==> flow/design.v <==
module aoc_solver_top #(
    parameter WIDTH    = 32,
    parameter HEIGHT   = 32,
    parameter LOG_SIZE = 10
) (
    input         clear,
    input         clock,
    input  [31:0] reg_wdata,
    input         reg_write_strobe,
    input  [3:0]  reg_addr,
    output [31:0] reg_rdata
);
    localparam LATENCY = WIDTH + 5;
    localparam CELLS   = WIDTH * HEIGHT;
    localparam [2:0] S_START    = 3'd0;
    localparam [2:0] S_LOAD     = 3'd1;
    localparam [2:0] S_PROCESS  = 3'd2;
    localparam [2:0] S_CHECK    = 3'd3;
    localparam [2:0] S_FINISHED = 3'd4;
    reg  [LOG_SIZE-1:0] ram_write_addr;
    wire ram_write_en = reg_write_strobe & (reg_addr == 4'd3);
    wire start        = reg_write_strobe & (reg_addr == 4'd0) & reg_wdata[0];
    always @(posedge clock)
        if (clear)
            ram_write_addr <= {LOG_SIZE{1'b0}};
        else if (reg_write_strobe & (reg_addr == 4'd2))
            ram_write_addr <= reg_wdata[LOG_SIZE-1:0];
    reg [2:0]          state;
    reg [LOG_SIZE-1:0] x_count, y_count, read_addr;
    reg [15:0]         total_removed;
    reg                has_changed;
    wire in_load      = (state == S_LOAD);
    wire in_process   = (state == S_PROCESS);
    wire enable_shift = in_load | in_process;
    reg mem [0:(1<<LOG_SIZE)-1];
    reg rd_q0, rd_q1, rd_q2;
    always @(posedge clock)
        if (clear) begin
            rd_q0 <= 1'b0;
            rd_q1 <= 1'b0;
            rd_q2 <= 1'b0;
        end else begin
            rd_q0 <= mem[read_addr];
            rd_q1 <= rd_q0;
            rd_q2 <= rd_q1;
        end
    wire row0 = rd_q2;
    reg [WIDTH-1:0] line1, line2;
    wire row1 = line1[WIDTH-1];
    wire row2 = line2[WIDTH-1];
    reg r0c1, r0c2, r1c1, r1c2, r2c1, r2c2;
    always @(posedge clock)
        if (clear) begin
            line1 <= {WIDTH{1'b0}};
            line2 <= {WIDTH{1'b0}};
            {r0c1, r0c2, r1c1, r1c2, r2c1, r2c2} <= 6'd0;
        end else if (enable_shift) begin
            line1 <= {line1[WIDTH-2:0], row0};
            line2 <= {line2[WIDTH-2:0], row1};
            r0c1 <= row0; r0c2 <= r0c1;
            r1c1 <= row1; r1c2 <= r1c1;
            r2c1 <= row2; r2c2 <= r2c1;
        end
    reg [LOG_SIZE-1:0] cur_x_pipe [0:LATENCY-2];
    reg [LOG_SIZE-1:0] cur_y_pipe [0:LATENCY-2];
    reg [LOG_SIZE-1:0] waddr_pipe [0:LATENCY-1];
    integer i;
    always @(posedge clock)
        if (clear) begin
            for (i = 0; i < LATENCY - 1; i = i + 1) begin
                cur_x_pipe[i] <= {LOG_SIZE{1'b0}};
                cur_y_pipe[i] <= {LOG_SIZE{1'b0}};
            end
            for (i = 0; i < LATENCY; i = i + 1)
                waddr_pipe[i] <= {LOG_SIZE{1'b0}};
        end else begin
            cur_x_pipe[0] <= x_count;
            cur_y_pipe[0] <= y_count;
            for (i = 1; i < LATENCY - 1; i = i + 1) begin
                cur_x_pipe[i] <= cur_x_pipe[i-1];
                cur_y_pipe[i] <= cur_y_pipe[i-1];
            end
            waddr_pipe[0] <= read_addr;
            for (i = 1; i < LATENCY; i = i + 1)
                waddr_pipe[i] <= waddr_pipe[i-1];
        end
    wire [LOG_SIZE-1:0] cur_x      = cur_x_pipe[LATENCY-2];
    wire [LOG_SIZE-1:0] cur_y      = cur_y_pipe[LATENCY-2];
    wire [LOG_SIZE-1:0] write_addr = waddr_pipe[LATENCY-1];
    wire is_left   = (cur_x == 0);
    wire is_right  = (cur_x == WIDTH - 1);
    wire is_top    = (cur_y == 0);
    wire is_bottom = (cur_y == HEIGHT - 1);
    wire n_ul = r2c2 & ~(is_top | is_left);
    wire n_u  = r2c1 & ~is_top;
    wire n_ur = row2 & ~(is_top | is_right);
    wire n_l  = r1c2 & ~is_left;
    wire n_r  = row1 & ~is_right;
    wire n_dl = r0c2 & ~(is_bottom | is_left);
    wire n_d  = r0c1 & ~is_bottom;
    wire n_dr = row0 & ~(is_bottom | is_right);
    wire [3:0] count_now = n_ul + n_u + n_ur + n_l + n_r + n_dl + n_d + n_dr;
    reg [3:0] neighbours_count;
    reg       center_delayed;
    always @(posedge clock)
        if (clear) begin
            neighbours_count <= 4'd0;
            center_delayed   <= 1'b0;
        end else if (enable_shift) begin
            neighbours_count <= count_now;
            center_delayed   <= r1c1;
        end
    wire remove    = in_process & center_delayed & (neighbours_count < 4'd4);
    wire advancing = in_load | (in_process & (read_addr < CELLS));
    wire                mem_we    = ram_write_en | remove;
    wire [LOG_SIZE-1:0] mem_waddr = remove ? write_addr : ram_write_addr;
    wire                mem_wdata = remove ? 1'b0 : reg_wdata[0];
    always @(posedge clock)
        if (mem_we)
            mem[mem_waddr] <= mem_wdata;
    always @(posedge clock)
        if (clear) begin
            state         <= S_START;
            x_count       <= {LOG_SIZE{1'b0}};
            y_count       <= {LOG_SIZE{1'b0}};
            read_addr     <= {LOG_SIZE{1'b0}};
            total_removed <= 16'd0;
            has_changed   <= 1'b0;
        end else begin
            if (advancing) begin
                read_addr <= read_addr + 1'b1;
                if (x_count == WIDTH - 1) begin
                    x_count <= {LOG_SIZE{1'b0}};
                    y_count <= y_count + 1'b1;
                end else
                    x_count <= x_count + 1'b1;
            end
            case (state)
                S_START:
                    if (start) begin
                        total_removed <= 16'd0;
                        read_addr     <= {LOG_SIZE{1'b0}};
                        x_count       <= {LOG_SIZE{1'b0}};
                        y_count       <= {LOG_SIZE{1'b0}};
                        has_changed   <= 1'b0;
                        state         <= S_LOAD;
                    end
                S_LOAD:
                    if (read_addr == LATENCY - 1)
                        state <= S_PROCESS;
                S_PROCESS: begin
                    if (remove) begin
                        has_changed   <= 1'b1;
                        total_removed <= total_removed + 16'd1;
                    end
                    if (write_addr == CELLS - 1)
                        state <= S_CHECK;
                end
                S_CHECK:
                    if (has_changed) begin
                        has_changed <= 1'b0;
                        read_addr   <= {LOG_SIZE{1'b0}};
                        x_count     <= {LOG_SIZE{1'b0}};
                        y_count     <= {LOG_SIZE{1'b0}};
                        state       <= S_LOAD;
                    end else
                        state <= S_FINISHED;
                default: ;
            endcase
        end
    wire done = (state == S_FINISHED);
    assign reg_rdata = (reg_addr == 4'd1) ? {total_removed, 15'd0, done} : 32'd0;
endmodule
### Tool chain data of aoc_solver_top

The steps from the RTL of aoc_solver_top to its reports follow in flow order.
Line numbers count from 1 in the design file above.
Operators carry their Yosys type and port widths (W data, S select, Z words).
Cell names lack the library's common part.
Not given: n/a

| inputs | value |
|---|---|
| design top | aoc_solver_top |
| clock | clock |
| library | sky130hd |
| timing corner | tt_025C_1v80 |

### Word level

Yosys after proc, flatten, opt, wreduce and memory -nomap, before mapping. Print and check cells are not counted. Equal cells are merged and count once.
Memory sizes are those after Yosys's memory passes, which may raise the word count (mostly to a power of two), join words into wider ones and drop unused or constant bits.

| storage and ports | value |
|---|---|
| register bits after elaboration | 1,226 |
| bits in writable memories | 1,024 |
| word width x clocked read ports | 1 |
| memories kept | 1 |

| operators by class | value |
|---|---|
| add/sub/neg operators | 11 |
| order comparisons | 2 |
| eq/ne operators | 16 |
| mux-type cells | 31 |
| bitwise gates (word level) | 30 |
| reductions and logical operators | 10 |

Memory list:

| memory | depth | width | rd ports | write ports | line | RTL |
|---|---|---|---|---|---|---|
| mem | 1,024 | 1 | 1 | 1 | 35 | `reg mem [0:(1<<LOG_SIZE)-1];` |

Operator list:

| cell | number |
|---|---|
| $mux W10 | 13 |
| $pmux W10 S2 | 3 |
| $pmux W16 S2 | 1 |
| $mux W32 | 1 |
| $mux W16 | 2 |
| $add A10 B1 Y10 const B | 3 |
| $eq A10 B5 Y1 const B | 3 |
| $logic_not A10 Y1 | 2 |
| $add A16 B1 Y16 const B | 1 |
| $add A4 B1 Y4 | 4 |
| $and A1 B1 Y1 | 15 |
| $pmux W3 S4 | 1 |
| $mux W3 | 4 |
| $lt A10 B11 Y1 const B | 1 |
| $eq A10 B10 Y1 const B | 1 |
| $eq A10 B6 Y1 const B | 1 |
| $not A1 Y1 | 8 |
| $ne A2 B2 Y1 const B | 4 |
| $eq A4 B2 Y1 const B | 2 |
| $or A1 B1 Y1 | 7 |
| $eq A3 B2 Y1 const B | 2 |
| $reduce_and A3 Y1 | 2 |
| $mux W1 | 5 |
| $add A3 B1 Y4 | 1 |
| $eq A4 B1 Y1 const B | 1 |
| $lt A4 B3 Y1 const B | 1 |
| $logic_not A4 Y1 | 1 |
| $reduce_and A4 Y1 | 1 |

Not listed: further kinds 9, cells in them 9.

### Depth

Depth = most cells in a row (Yosys ltp): at word level without a register or memory, in the mapped netlist without a sequential cell, where the memories' decode and read muxes count.

| logic depth | value |
|---|---|
| depth after elaboration | 11 |
| ABC_AREA | 1 |
| mapped depth | 19 |

### Netlist

Yosys stat after the flow's synthesis: flattened, memories mapped to cells. It holds for the ABC_AREA given above (unset counts as 0); a run with the other value may have another netlist.

| synthesis totals | value |
|---|---|
| mapped cells | 9,032 |
| chip area (Yosys) | 82,699.3 µm² |
| mapped flip-flops | 2,247 |

Cell types:

| cell type | number |
|---|---|
| edfxtp_1 | 1,024 |
| dfxtp_1 | 1,223 |
| nor2_1 | 2,877 |
| inv_1 | 1,251 |
| nand2_1 | 963 |
| nand3_1 | 477 |
| o21ai_0 | 367 |
| clkbuf_1 | 392 |
| a21oi_1 | 107 |
| buf_2 | 106 |
| buf_1 | 55 |
| nor3_1 | 37 |
| buf_4 | 23 |
| o211ai_1 | 13 |
| ha_1 | 7 |
| buf_6 | 7 |
| nor4_1 | 12 |
| xor2_1 | 7 |

Not listed: further types 27, cells in them 84.

### Timing after synthesis

Path of least setup slack by OpenSTA after synthesis, without wires, with an ideal clock, recovery checks aside; 20% of the period is set as input and as output delay. Where synthesis merged equal registers, the netlist keeps one of their names.

| timing path after synthesis | value |
|---|---|
| kind | reg2reg |
| start point | register state |
| end point | memory mem[0] |
| period | 5.0 ns |
| setup time | 4.954 ns |
| launch time at the first pin | 0.000 ns |
| arrival | 24.326 ns |
| path slack | -24.280 ns |
| path delay | 29.280 ns |
| stages on the path | 6 |
| period reached after synthesis | 29.28 ns |

"path delay" = arrival - input delay + setup time.
"stages on the path": output pins that drive a net of the path, with the launching flip-flop's if there is one; two outputs of one cell count as two.
"period reached after synthesis" is the clock period less the worst setup slack; recovery checks do not enter. This is arithmetic on one report: input and output delays are still those of the set period (20% each).
Where an end lacks its bit number, it is one bit of the signal, or one of the new flip-flops if synthesis recoded a state register.
At most two assigning lines are given for a register; there are more.

| between the ends, after synthesis | value |
|---|---|
| cells stage by stage | dfxtp_1 buf_4 nand3_4 buf_2 inv_1 nor2_1 |

Ends and longest elaborated chain, after synthesis:

| what | line | RTL |
|---|---|---|
| start, declared | 28 | `reg [2:0]          state;` |
| start, assigned | 123 | `state         <= S_START;` |
| start, assigned | 146 | `state         <= S_LOAD;` |
| end, declared | 35 | `reg mem [0:(1<<LOG_SIZE)-1];` |

No chain of elaborated cells between the ends is given.

### Timing after layout

Path of least setup slack in the final report of flow run A (OpenROAD, finished layout, wires in). Where an end is a register, its clock arrival counts in the times.

| timing path after layout | value |
|---|---|
| kind | reg2reg |
| start point | register read_addr[1] |
| end point | register rd_q0 |
| period | 3.96 ns |
| setup time | 0.09 ns |
| launch time at the first pin | 0.87 ns |
| arrival | 5.05 ns |
| path slack | -0.28 ns |
| stages on the path | 14 |

At most two assigning lines are given for a register; there are more.

| between the ends, after layout | value |
|---|---|
| cells stage by stage | dfxtp_1 clkbuf_1 buf_2 clkbuf_1 nand2_1 nand3_1 nand3_1 nand2_1 nand3_1 nand3_1 nand3_1 nand3_1 nand3_1 a21oi_1 |

Ends and longest elaborated chain, after layout:

| what | line | RTL |
|---|---|---|
| start, declared | 29 | `reg [LOG_SIZE-1:0] x_count, y_count, read_addr;` |
| start, assigned | 126 | `read_addr     <= {LOG_SIZE{1'b0}};` |
| start, assigned | 131 | `read_addr <= read_addr + 1'b1;` |
| end, declared | 36 | `reg rd_q0, rd_q1, rd_q2;` |

No chain of elaborated cells between the ends is given.

Ticket comment

Measured data: module aoc_solver_top, platform sky130hd, 5 stored runs of the flow under differing settings, order arbitrary. Input and output delays are each 20% of the period that was set; the output load is 0.01 pF.
"time on the worst setup path" means the part of the period allowed to the worst setup path (the constraints hold back 20% at inputs and 20% at outputs) less its slack; where the path has registers, the arrival times of their clocks count too.
"overall power": no workload was simulated; the value follows from the tool's default switching activity.
Settings: -- = not set for that run.
Among the results, -- means that no value is shown for the run.

| run | ABC_AREA | CELL_PAD_IN_SITES_DETAIL_PLACEMENT | CORE_ASPECT_RATIO | CORE_UTILIZATION | GPL_TIMING_DRIVEN | HOLD_SLACK_MARGIN | MAX_ROUTING_LAYER | PLACE_DENSITY | SLEW_MARGIN | period_ns | CAP_MARGIN | CORE_MARGIN | CELL_PAD_IN_SITES_GLOBAL_PLACEMENT | CTS_CLUSTER_SIZE | TNS_END_PERCENT | CTS_CLUSTER_DIAMETER | GPL_ROUTABILITY_DRIVEN | PLACE_DENSITY_LB_ADDON | post-route utilization (%) | worst slack on setup checks (ns) | die area (µm²) | overall power (W) | netlist area reported by Yosys (µm²) | worst hold slack (ns) | time on the worst setup path (ns) | critical path kind |
|---|---|---|---|---|---|---|---|---|---|---|---|---|---|---|---|---|---|---|---|---|---|---|---|---|---|---|
| flow run A | 1 | 0 | 1.07 | 67 | 0 | 0.09 | met4 | 0.93 | 30 | 3.96 | 20 | 2 | -- | -- | -- | -- | -- | -- | 76.1 | -0.275 | 126,258.0 | 0.045945 | 82,699.3 | 0.373 | 4.24 | reg2reg |
| flow run B | -- | -- | 1.53 | 22 | -- | 0.16 | met4 | -- | 30 | 5.0 | 20 | 8 | 2 | 31 | 65 | -- | -- | -- | 25.8 | 1.048 | 380,217.0 | 0.035579 | 79,269.8 | 0.389 | 3.95 | reg2reg |
| flow run C | 0 | -- | -- | 56 | 1 | -- | met4 | -- | 20 | 4.18 | 20 | 2 | -- | -- | 45 | 268 | 0 | 0.24 | 63.3 | 0.214 | 144,579.0 | 0.042968 | 79,269.8 | 0.415 | 3.97 | reg2reg |
| flow run D | 1 | 2 | 1.07 | 67 | 1 | 0.18 | met4 | 0.93 | 30 | 6.75 | 20 | 6 | 2 | 11 | 45 | -- | -- | -- | -- | -- | -- | -- | -- | -- | -- | -- |
| flow run E | -- | -- | -- | 40 | -- | -- | -- | -- | 20 | 2.41 | 20 | 2 | -- | -- | -- | -- | -- | -- | 49.8 | -1.163 | 201,749.0 | 0.075005 | 79,269.8 | 0.081 | 3.57 | reg2reg |

Flow run D: no results, placement failed with GPL-0301
